==> flow/design.v <==
module Decoder_Unit (
    input [1 : 0] DEC_ALU_FUNC,
    output reg DEC_Arith_Enable, DEC_Logic_Enable, DEC_CMP_Enable, DEC_Shift_Enable
);
always @(*) begin
    DEC_Arith_Enable = 1'b0;
    DEC_Logic_Enable = 1'b0;
    DEC_CMP_Enable   = 1'b0;
    DEC_Shift_Enable = 1'b0;
    case (DEC_ALU_FUNC)
        2'b00: DEC_Arith_Enable = 1'b1;
        2'b01: DEC_Logic_Enable = 1'b1;
        2'b10: DEC_CMP_Enable   = 1'b1;
        2'b11: DEC_Shift_Enable = 1'b1;
        default: begin
            DEC_Arith_Enable = 1'b0;
            DEC_Logic_Enable = 1'b0;
            DEC_CMP_Enable   = 1'b0;
            DEC_Shift_Enable = 1'b0; 
    end
    endcase
end
endmodule
module Arithmetic_Unit #(
    parameter A_WIDTH = 16,
    parameter B_WIDTH = 16
) (
    input clk,rst,
    input [A_WIDTH - 1 : 0] A,
    input [B_WIDTH - 1 : 0] B,
    input [1 : 0] Arith_ALU_FUNC,
    input Arith_Enable,
    output reg [A_WIDTH + B_WIDTH - 1 : 0] Arith_OUT,
    output reg Carry_OUT, Arith_Flag       
);
reg [A_WIDTH + B_WIDTH - 1 : 0] ADD_Signal;
always @(posedge clk or negedge rst) begin
    if(!rst) begin 
        Arith_OUT  <=  'b0;
        Carry_OUT  <= 1'b0; 
        Arith_Flag <= 1'b0; 
end
else begin
    Arith_Flag <= Arith_Enable;
    if(Arith_Enable) begin
        case (Arith_ALU_FUNC)
            2'b00: begin
                if (A_WIDTH >= B_WIDTH) begin
                    Arith_OUT <= A + B;
                    {Carry_OUT,ADD_Signal[A_WIDTH - 1 : 0]} <= A + B;
                end
                else begin
                    Arith_OUT <= A + B;
                    {Carry_OUT,ADD_Signal[B_WIDTH - 1 : 0]} <= A + B;
                end
            end
            2'b01: Arith_OUT <= A - B;
            2'b10: Arith_OUT <= A * B;
            2'b11: Arith_OUT <= (B == 0) ? 'b0 : A / B;
            default: begin
                Arith_OUT <=  'b0;
                Carry_OUT <= 1'b0; 
            end
        endcase 
    end
  end
end
endmodule
module Logic_Unit #(
    parameter A_WIDTH = 16,
    parameter B_WIDTH = 16
) (
    input clk,rst,
    input [A_WIDTH - 1 : 0] A,
    input [B_WIDTH - 1 : 0] B,
    input [1 : 0] Logic_ALU_FUNC,
    input Logic_Enable,
    output reg [A_WIDTH + B_WIDTH - 1 : 0] Logic_OUT,
    output reg Logic_Flag       
);
always @(posedge clk or negedge rst) begin
    if(!rst) begin
    Logic_OUT  <= 16'b0;
    Logic_Flag <= 1'b0;
end
else begin
    Logic_Flag <= Logic_Enable;
    if(Logic_Enable) begin
        case (Logic_ALU_FUNC)
            2'b00: Logic_OUT <=   A & B; 
            2'b01: Logic_OUT <=   A | B;
            2'b10: Logic_OUT <= ~(A & B);
            2'b11: Logic_OUT <= ~(A | B);
            default: begin
                Logic_OUT <= 16'b0;
            end
        endcase
    end
  end
end
endmodule
module CMP_Unit #(
    parameter A_WIDTH = 16,
    parameter B_WIDTH = 16
) (
    input clk,rst,
    input [A_WIDTH - 1 : 0] A,
    input [B_WIDTH - 1 : 0] B,    
    input [1 : 0] CMP_ALU_FUNC,
    input CMP_Enable,
    output reg [A_WIDTH + B_WIDTH - 1 : 0] CMP_OUT,
    output reg CMP_Flag       
);
always @(posedge clk or negedge rst) begin
    if(!rst) begin
       CMP_OUT  <= 16'b0;
       CMP_Flag <= 1'b0;
    end
    else begin
    CMP_Flag <= CMP_Enable;    
    if(CMP_Enable) begin
        case (CMP_ALU_FUNC)
            2'b00: CMP_OUT <= 16'b0; 
            2'b01: begin
                if( A == B)
                CMP_OUT <= 16'b1;
                else
                CMP_OUT <= 16'b0;
            end
            2'b10:begin
                if( A > B)
                CMP_OUT <= 16'b10;
                else
                CMP_OUT <= 16'b0;
            end
            2'b11:begin
                if( A < B)
                CMP_OUT <= 16'b11;
                else
                CMP_OUT <= 16'b0;
            end
            default: begin
                CMP_OUT <= 16'b0;
            end
        endcase
    end
  end
end
endmodule
module Shift_Unit #(
    parameter A_WIDTH = 16,
    parameter B_WIDTH = 16
) (
    input clk,rst,
    input [A_WIDTH - 1 : 0] A,
    input [B_WIDTH - 1 : 0] B,
    input [1 : 0] Shift_ALU_FUNC,
    input Shift_Enable,
    output reg [A_WIDTH + B_WIDTH - 1 : 0] Shift_OUT,
    output reg Shift_Flag       
);
always @(posedge clk or negedge rst) begin
  if(!rst) begin
    Shift_OUT  <= 16'b0;
    Shift_Flag <= 1'b0;
end
else begin
    Shift_Flag <= Shift_Enable;
    if(Shift_Enable) begin
        case (Shift_ALU_FUNC)
            2'b00: Shift_OUT <= A >> 1; 
            2'b01: Shift_OUT <= A << 1;
            2'b10: Shift_OUT <= B >> 1;
            2'b11: Shift_OUT <= B << 1;
            default: begin
                Shift_OUT <= 16'b0;
            end
        endcase
    end
  end
end
endmodule
module alu_top #(
    parameter A_WIDTH_TOP = 16,
    parameter B_WIDTH_TOP = 16
) (
    input   CLK,rst,
    input   [3 : 0] ALU_FUNC,
    input   [A_WIDTH_TOP - 1 : 0] A,
    input   [B_WIDTH_TOP - 1 : 0] B,
    output  [A_WIDTH_TOP + B_WIDTH_TOP - 1 : 0] Arith_OUT, Logic_OUT, CMP_OUT,Shift_OUT,
    output  Carry_OUT, Arith_Flag, Logic_Flag, CMP_Flag, Shift_Flag
);
wire Arith_EN, Logic_EN, CMP_EN, Shift_EN;
Decoder_Unit U0 (
    .DEC_ALU_FUNC(ALU_FUNC[3 : 2]),
    .DEC_Arith_Enable(Arith_EN),
    .DEC_Logic_Enable(Logic_EN),
    .DEC_CMP_Enable  (CMP_EN),
    .DEC_Shift_Enable(Shift_EN)
);
Arithmetic_Unit #(.A_WIDTH(A_WIDTH_TOP), .B_WIDTH(B_WIDTH_TOP)) U1 (
    .clk(CLK),
    .rst(rst),
    .A(A),
    .B(B),
    .Arith_ALU_FUNC(ALU_FUNC[1 : 0]),
    .Arith_Enable(Arith_EN),
    .Arith_OUT(Arith_OUT),
    .Carry_OUT(Carry_OUT),
    .Arith_Flag(Arith_Flag)
);
Logic_Unit #(.A_WIDTH(A_WIDTH_TOP), .B_WIDTH(B_WIDTH_TOP)) U2 (
    .clk(CLK),
    .rst(rst),
    .A(A),
    .B(B),
    .Logic_ALU_FUNC(ALU_FUNC[1 : 0]),
    .Logic_Enable(Logic_EN),
    .Logic_OUT(Logic_OUT),
    .Logic_Flag(Logic_Flag)
);
CMP_Unit #(.A_WIDTH(A_WIDTH_TOP), .B_WIDTH(B_WIDTH_TOP)) U3 (
    .clk(CLK),
    .rst(rst),
    .A(A),
    .B(B),
    .CMP_ALU_FUNC(ALU_FUNC[1 : 0]),
    .CMP_Enable(CMP_EN),
    .CMP_OUT(CMP_OUT),
    .CMP_Flag(CMP_Flag)
);
Shift_Unit #(.A_WIDTH(A_WIDTH_TOP), .B_WIDTH(B_WIDTH_TOP)) U4 (
    .clk(CLK),
    .rst(rst),
    .A(A),
    .B(B),
    .Shift_ALU_FUNC(ALU_FUNC[1 : 0]),
    .Shift_Enable(Shift_EN),
    .Shift_OUT(Shift_OUT),
    .Shift_Flag(Shift_Flag)
);
endmodule
# ---- Tool chain data of alu_top
# Each step is given for the RTL above and for the edited RTL.
# Lines under "orig" count in the file above, lines under "edited" in the edited file.
# "change" is "edited" less "orig", of the values as shown; "rel_change_pct" is that difference over "orig", in percent.
# Operators: Yosys type, input widths -> output width; for muxes data width and select width s.
# Library cell names are shortened.
# Not given: --
dict set report inputs {
  top {alu_top}
  clk_port {CLK}
  cell_library {sky130hd}
  lib_corner {tt_025C_1v80}
}

# ---- Edit of the RTL
# Unified diff, file above to edited file.
# The edit is scripted: it alters the design's behaviour and was not made to optimise anything.
# begin of diff
@@ -115,8 +115,6 @@
     if(!rst) begin
        CMP_OUT  <= 16'b0;
-       CMP_Flag <= 1'b0;
     end
     else begin
-    CMP_Flag <= CMP_Enable;    
     if(CMP_Enable) begin
         case (CMP_ALU_FUNC)
@@ -147,4 +145,5 @@
   end
 end
+always @(*) CMP_Flag = CMP_Enable;
 endmodule
 module Shift_Unit #(
# end of diff

# ---- Word-level counts
# Source: Yosys, flattened and elaborated, memories not mapped. Widths are those after wreduce. Registers that Yosys merges into a memory's read port (data or address) are not register bits. Print and check cells do not count.
# element orig edited change rel_change_pct
set bits {}
lappend bits {output_inout_bits 133 133 0 0.00}
lappend bits {input_bits 38 38 0 0.00}
lappend bits {elab_cells 47 46 -1 -2.13}
lappend bits {reg_bits 133 132 -1 -0.75}
# element orig edited change rel_change_pct
set classes {}
lappend classes {bitwise 4 4 0 0.00}
lappend classes {div 1 1 0 0.00}
lappend classes {n_eq 7 7 0 0.00}
lappend classes {n_addsub 3 3 0 0.00}
lappend classes {n_mul 1 1 0 0.00}
lappend classes {mux 12 12 0 0.00}
lappend classes {cmp 2 2 0 0.00}
lappend classes {n_reduce_logical 8 8 0 0.00}
# op orig edited change rel_change_pct
set ops {}
lappend ops {{$eq 2x2->1 const B} 4 4 0 0.00}
lappend ops {{$pmux 1 s2} 4 4 0 0.00}
lappend ops {{$pmux 32 s4} 4 4 0 0.00}
lappend ops {{$reduce_or 3->1} 4 4 0 0.00}
lappend ops {{$add 16x16->17} 2 2 0 0.00}
lappend ops {{$eq 2x1->1 const B} 2 2 0 0.00}
lappend ops {{$logic_not 2->1} 2 2 0 0.00}
lappend ops {{$mux 2} 2 2 0 0.00}
lappend ops {{$not 32->32} 2 2 0 0.00}
lappend ops {{$and 16x16->16} 1 1 0 0.00}
lappend ops {{$div 16x16->32} 1 1 0 0.00}
lappend ops {{$eq 16x16->1} 1 1 0 0.00}
lappend ops {{$gt 16x16->1} 1 1 0 0.00}
lappend ops {{$logic_not 16->1} 1 1 0 0.00}
lappend ops {{$lt 16x16->1} 1 1 0 0.00}
lappend ops {{$mul 16x16->32} 1 1 0 0.00}
lappend ops {{$mux 1} 1 1 0 0.00}
lappend ops {{$mux 32} 1 1 0 0.00}
lappend ops {{$or 16x16->16} 1 1 0 0.00}
lappend ops {{$reduce_and 2->1} 1 1 0 0.00}
lappend ops {{$sub 16x16->17} 1 1 0 0.00}

# ---- Longest topological paths
# Depth = most cells in a row (Yosys ltp): at word level without a register or memory, in the mapped netlist without a sequential cell, where the memories' decode and read muxes count.
# element orig edited change rel_change_pct
set depth {}
lappend depth {depth_word 4 4 0 0.00}
lappend depth {ABC_AREA 0 0 -- --}
lappend depth {mapped_depth 466 459 -7 -1.50}
lappend depth {mapped_depth_nobuf 421 426 5 1.19}

# ---- Synthesis result
# Yosys stat after the flow's synthesis: flattened, memories mapped to cells. It holds for the ABC_AREA given above (unset counts as 0); a run with the other value may have another netlist.
# element orig edited change rel_change_pct
set synth_totals {}
lappend synth_totals {buffers 226 227 1 0.44}
lappend synth_totals {synth_area_mm2 0.0360834 0.0352926 -0.0007908 -2.19}
lappend synth_totals {seqArea_mm2 0.0018268 0.0018017 -0.0000251 -1.37}
lappend synth_totals {ffs 73 72 -1 -1.37}
lappend synth_totals {stdcells 4761 4649 -112 -2.35}
# type orig edited change rel_change_pct
set types {}
lappend types {nand2_1 547 507 -40 -7.31}
lappend types {a21oi_1 276 245 -31 -11.23}
lappend types {xnor2_1 169 143 -26 -15.38}
lappend types {o21ai_1 39 13 -26 -66.67}
lappend types {o21ai_0 217 197 -20 -9.22}
lappend types {clkbuf_1 108 128 20 18.52}
lappend types {buf_4 78 62 -16 -20.51}
lappend types {or3_1 38 53 15 39.47}
lappend types {and3_1 19 34 15 78.95}
lappend types {or2_2 57 44 -13 -22.81}
lappend types {o221ai_1 19 6 -13 -68.42}
lappend types {mux2_2 81 92 11 13.58}
lappend types {o21a_1 197 207 10 5.08}
lappend types {a221oi_1 10 20 10 100.00}
lappend types {mux2i_1 43 52 9 20.93}
lappend types {buf_2 21 12 -9 -42.86}
lappend types {buf_1 14 22 8 57.14}
lappend types {a21boi_0 11 19 8 72.73}
# Not every row of either side is listed.
# The figures by module come from a second, unflattened synthesis with its own total; it is not the netlist above.
# element orig edited change rel_change_pct
set unflattened {}
lappend unflattened {hier_cells 4727 4664 -63 -1.33}
lappend unflattened {hier_area_mm2 0.0360145 0.0355554 -0.0004591 -1.27}
# Each row is one instance without its submodules.
# mod cells n_inst area_mm2 seq_area_mm2
set modules_orig {}
lappend modules_orig {Arithmetic_Unit 4424 1 0.0330842 0.0008508}
lappend modules_orig {Logic_Unit 106 1 0.0010873 0.0004504}
lappend modules_orig {Shift_Unit 92 1 0.0010347 0.0004504}
lappend modules_orig {CMP_Unit 101 1 0.000782 0.0000751}
lappend modules_orig {Decoder_Unit 4 1 0.0000263 0}
lappend modules_orig {alu_top 0 1 0 0}
# mod cells n_inst area_mm2 seq_area_mm2
set modules_edited {}
lappend modules_edited {Arithmetic_Unit 4361 1 0.0326426 0.0008508}
lappend modules_edited {Logic_Unit 106 1 0.0010873 0.0004504}
lappend modules_edited {Shift_Unit 92 1 0.0010347 0.0004504}
lappend modules_edited {CMP_Unit 101 1 0.0007645 0.00005}
lappend modules_edited {Decoder_Unit 4 1 0.0000263 0}
lappend modules_edited {alu_top 0 1 0 0}

# ---- Timing after synthesis
# Source: OpenSTA report_checks on the synthesized netlist (no wires, ideal clock, input and output delay 20% of the period each), path of least setup slack; recovery checks are left aside. Register names are those of the netlist, which keeps one name where synthesis merged equal registers.
# element orig edited change rel_change_pct
set synth_path {}
lappend synth_path {path_type {input to register} {input to register} -- --}
lappend synth_path {start {input B[1]} {input B[1]} -- --}
lappend synth_path {end {register U1.Arith_OUT[0]} {register U1.Arith_OUT[0]} -- --}
lappend synth_path {path_slack_ns 16.648 13.978 -2.670 --}
lappend synth_path {period_ns 130.0 130.0 0.0 0.00}
lappend synth_path {n_path_buf 46 42 -4 -8.70}
lappend synth_path {path_stages 439 439 0 0.00}
lappend synth_path {setup_time_ns 0.142 0.137 -0.005 --}
lappend synth_path {required_ns 129.858 129.863 0.005 0.00}
lappend synth_path {t_first_pin_ns 26.000 26.000 0.000 0.00}
lappend synth_path {in_delay_ns 26.000 26.000 0.000 0.00}
lappend synth_path {arrival_ns 113.211 115.885 2.674 2.36}
lappend synth_path {delay_ns 87.353 90.022 2.669 3.06}
lappend synth_path {period_less_setup_slack_ns 113.352 116.022 2.670 2.36}
# "delay_ns" is the arrival time less input delay plus setup time.
# "path_stages" counts driving pins, that of a launching flip-flop among them; a cell with two outputs on the path counts twice.
# "period_less_setup_slack_ns" = period - worst setup slack (recovery checks aside). The figure is calculated, with input and output delays left at 20% of the set period.
# The rows between start and end are the longest chain of elaborated cells between them; the timing report does not say that the signal goes this way. Where chains are equally long, one stands for them.
# Each line given opens the expression or statement behind the cell; cells for indexed reads and writes are added by Yosys, which also makes memories of some case tables.
# A register here has more assigning lines than the two given.
dict set report synth_between_orig {
  cell_sequence {clkbuf_1 -> clkinv_1 -> ha_1 -> o21a_1 -> o21ai_0 -> or2_2 -> nor2_1 -> ha_1 -> o21ai_0 -> a211o_1 -> nor2_1 -> o31ai_1 -> ha_1 -> or3_1 -> o22ai_2 -> nor2_1 -> a32o_1 -> or2_2 -> (+403 left out) -> nand2b_1 -> a21oi_1 -> nor2b_1 -> o21ai_0 -> nand2b_1 -> a21oi_1 -> nor2b_1 -> o21ai_0 -> nand2b_1 -> a21oi_1 -> nor2b_1 -> o21ai_0 -> nand2b_1 -> a21oi_1 -> and4_1 -> o21ai_1 -> a2111oi_1 -> a31oi_1}
  elab_chain_cells 3
  cone_cells 4
  lines_between 2
  cone_classes {1 x div; 2 x mux; 1 x reduce/logical}
}
# element line_no
set synth_rtl_orig {}
lappend synth_rtl_orig {{start: declaration} 190} ;# input   [B_WIDTH_TOP - 1 : 0] B,
lappend synth_rtl_orig {{$div 16x16->32} 59} ;# 2'b11: Arith_OUT <= (B == 0) ? 'b0 : A / B;
lappend synth_rtl_orig {{$mux 32} 59}
lappend synth_rtl_orig {{$pmux 32 s4} 46} ;# case (Arith_ALU_FUNC)
lappend synth_rtl_orig {{end: assignment} 49} ;# Arith_OUT <= A + B;
lappend synth_rtl_orig {{end: assignment} 53} ;# Arith_OUT <= A + B;
lappend synth_rtl_orig {{end: declaration} 33} ;# output reg [A_WIDTH + B_WIDTH - 1 : 0] Arith_OUT,
dict set report synth_between_edited {
  cell_sequence {buf_1 -> clkinv_1 -> ha_1 -> o21ai_0 -> nor2b_1 -> nor3_1 -> ha_1 -> o211ai_1 -> a21o_1 -> nor3_1 -> o41a_1 -> inv_1 -> ha_1 -> or3_1 -> o22ai_1 -> mux2i_1 -> nor3_1 -> ha_1 -> (+403 left out) -> nor2b_1 -> o21ai_0 -> nand2b_1 -> a21oi_1 -> nor2b_1 -> o21ai_0 -> nand2b_1 -> a21oi_1 -> nor2b_1 -> o21ai_0 -> nand2b_1 -> a21oi_1 -> nor2b_1 -> o21ai_0 -> and3_1 -> o2111ai_1 -> a221oi_1 -> a32oi_1}
  elab_chain_cells 3
  cone_cells 4
  lines_between 2
  cone_classes {1 x div; 2 x mux; 1 x reduce/logical}
}
# element line_no
set synth_rtl_edited {}
lappend synth_rtl_edited {{start: declaration} 189} ;# input   [B_WIDTH_TOP - 1 : 0] B,
lappend synth_rtl_edited {{$div 16x16->32} 59} ;# 2'b11: Arith_OUT <= (B == 0) ? 'b0 : A / B;
lappend synth_rtl_edited {{$mux 32} 59}
lappend synth_rtl_edited {{$pmux 32 s4} 46} ;# case (Arith_ALU_FUNC)
lappend synth_rtl_edited {{end: assignment} 49} ;# Arith_OUT <= A + B;
lappend synth_rtl_edited {{end: assignment} 53} ;# Arith_OUT <= A + B;
lappend synth_rtl_edited {{end: declaration} 33} ;# output reg [A_WIDTH + B_WIDTH - 1 : 0] Arith_OUT,

# ---- Timing after layout
# Path of least setup slack in the final report of the runs of pair 1 (OpenROAD, finished layout, wires in). Where an end is a register, its clock arrival counts in the times.
# element orig edited change rel_change_pct
set layout_path {}
lappend layout_path {path_type {input to register} {input to register} -- --}
lappend layout_path {start {input B[1]} {input B[10]} -- --}
lappend layout_path {end {register U1.Arith_OUT[0]} {register U1.Arith_OUT[0]} -- --}
lappend layout_path {arrival_ns 116.72 117.03 0.31 0.27}
lappend layout_path {in_delay_ns 24.80 24.80 0.00 0.00}
lappend layout_path {period_ns 124.0 124.0 0.0 0.00}
lappend layout_path {path_stages 412 413 1 0.24}
lappend layout_path {required_ns 124.27 124.24 -0.03 -0.02}
lappend layout_path {setup_time_ns 0.13 0.14 0.01 --}
lappend layout_path {path_slack_ns 7.56 7.21 -0.35 --}
lappend layout_path {n_path_buf 16 17 1 6.25}
lappend layout_path {t_first_pin_ns 24.80 24.80 0.00 0.00}
# The rows between start and end are the longest chain of elaborated cells between them; the timing report does not say that the signal goes this way. Where chains are equally long, one stands for them.
# A register here has more assigning lines than the two given.
dict set report layout_between_orig {
  cell_sequence {clkdlybuf4s50_1 -> buf_4 -> inv_2 -> ha_1 -> o21a_1 -> o21ai_0 -> or2_2 -> nor2_1 -> ha_1 -> o21ai_0 -> a211o_1 -> nor2_1 -> o31ai_1 -> ha_1 -> o21a_1 -> o22ai_2 -> nor2_1 -> a32o_1 -> (+376 left out) -> nand2b_1 -> a21oi_1 -> nor2b_1 -> o21ai_0 -> nand2b_1 -> a21oi_1 -> nor2b_1 -> o21ai_0 -> nand2b_1 -> a21oi_1 -> nor2b_1 -> o21ai_0 -> nand2b_1 -> a21oi_1 -> and4_1 -> o21ai_1 -> a2111oi_1 -> a31oi_1}
  elab_chain_cells 3
  cone_cells 4
  lines_between 2
  cone_classes {1 x div; 2 x mux; 1 x reduce/logical}
}
# element line_no
set layout_rtl_orig {}
lappend layout_rtl_orig {{start: declaration} 190} ;# input   [B_WIDTH_TOP - 1 : 0] B,
lappend layout_rtl_orig {{$div 16x16->32} 59} ;# 2'b11: Arith_OUT <= (B == 0) ? 'b0 : A / B;
lappend layout_rtl_orig {{$mux 32} 59}
lappend layout_rtl_orig {{$pmux 32 s4} 46} ;# case (Arith_ALU_FUNC)
lappend layout_rtl_orig {{end: assignment} 49} ;# Arith_OUT <= A + B;
lappend layout_rtl_orig {{end: assignment} 53} ;# Arith_OUT <= A + B;
lappend layout_rtl_orig {{end: declaration} 33} ;# output reg [A_WIDTH + B_WIDTH - 1 : 0] Arith_OUT,
dict set report layout_between_edited {
  cell_sequence {clkdlybuf4s50_1 -> inv_4 -> and4_1 -> nand4_1 -> nor3_1 -> ha_1 -> o211ai_1 -> a21o_1 -> nor3_1 -> o41a_1 -> inv_1 -> ha_1 -> or3_1 -> o22ai_2 -> mux2i_1 -> nor3_1 -> ha_1 -> a21oi_1 -> (+377 left out) -> nor2b_1 -> o21ai_0 -> nand2b_1 -> a21oi_1 -> nor2b_1 -> o21ai_0 -> nand2b_1 -> a21oi_1 -> nor2b_1 -> o21ai_0 -> nand2b_1 -> a21oi_1 -> nor2b_1 -> o21ai_0 -> and3_1 -> o2111ai_1 -> a221oi_1 -> a32oi_1}
  elab_chain_cells 3
  cone_cells 4
  lines_between 2
  cone_classes {1 x div; 2 x mux; 1 x reduce/logical}
}
# element line_no
set layout_rtl_edited {}
lappend layout_rtl_edited {{start: declaration} 189} ;# input   [B_WIDTH_TOP - 1 : 0] B,
lappend layout_rtl_edited {{$div 16x16->32} 59} ;# 2'b11: Arith_OUT <= (B == 0) ? 'b0 : A / B;
lappend layout_rtl_edited {{$mux 32} 59}
lappend layout_rtl_edited {{$pmux 32 s4} 46} ;# case (Arith_ALU_FUNC)
lappend layout_rtl_edited {{end: assignment} 49} ;# Arith_OUT <= A + B;
lappend layout_rtl_edited {{end: assignment} 53} ;# Arith_OUT <= A + B;
lappend layout_rtl_edited {{end: declaration} 33} ;# output reg [A_WIDTH + B_WIDTH - 1 : 0] Arith_OUT,

# ---- Flow runs
# Both versions went through the flow (Yosys, OpenROAD) with the same settings in each pair. Constraints: input delay and output delay 20% of the set period each, output load 0.01 pF.
dict set report flow_settings_pair_1 {
  period_ns 124.0
  CAP_MARGIN 20
  CORE_MARGIN 2
  CORE_UTILIZATION 40
  SLEW_MARGIN 20
}
# element orig edited change rel_change_pct
set measured_pair_1 {}
lappend measured_pair_1 {yosys.chip_area_mm2 0.0360834 0.0352926 -0.0007908 -2.19}
lappend measured_pair_1 {timing.achieved_period_ns 116.443 116.791 0.348 0.30}
lappend measured_pair_1 {setup_ws_ns 7.557 7.209 -0.348 --}
lappend measured_pair_1 {final_util_frac 0.434 0.441 0.007 --}
lappend measured_pair_1 {timing.setup.tns_ns 0.000 0.000 0.000 --}
lappend measured_pair_1 {timing.hold.ws_ns 0.479 0.479 0.000 --}
lappend measured_pair_1 {final_die_area_mm2 0.0926259 0.0906221 -0.0020038 -2.16}
dict set report flow_settings_pair_2 {
  ABC_AREA 0
  CAP_MARGIN 20
  CELL_PAD_IN_SITES_DETAIL_PLACEMENT 0
  CELL_PAD_IN_SITES_GLOBAL_PLACEMENT 2
  CORE_ASPECT_RATIO 1.64
  CORE_MARGIN 2
  CORE_UTILIZATION 15
  HOLD_SLACK_MARGIN 0.05
  MAX_ROUTING_LAYER {met5}
  PLACE_DENSITY_LB_ADDON 0.04
  SETUP_SLACK_MARGIN 5.0
  TNS_END_PERCENT 5
  period_ns 94.7
  SLEW_MARGIN 20
}
# element orig edited change rel_change_pct
set measured_pair_2 {}
lappend measured_pair_2 {yosys.chip_area_mm2 0.0360834 0.0352926 -0.0007908 -2.19}
lappend measured_pair_2 {timing.achieved_period_ns 95.415 98.755 3.340 3.50}
lappend measured_pair_2 {setup_ws_ns -0.715 -4.055 -3.340 --}
lappend measured_pair_2 {final_util_frac 0.241 0.237 -0.004 --}
lappend measured_pair_2 {timing.setup.tns_ns -0.715 -5.901 -5.186 --}
lappend measured_pair_2 {timing.hold.ws_ns 0.481 0.478 -0.003 --}
lappend measured_pair_2 {final_die_area_mm2 0.244616 0.2393 -0.005316 -2.17}
# "timing.achieved_period_ns" means the clock period less the worst setup slack. The figure is calculated, with input and output delays left at 20% of the set period.
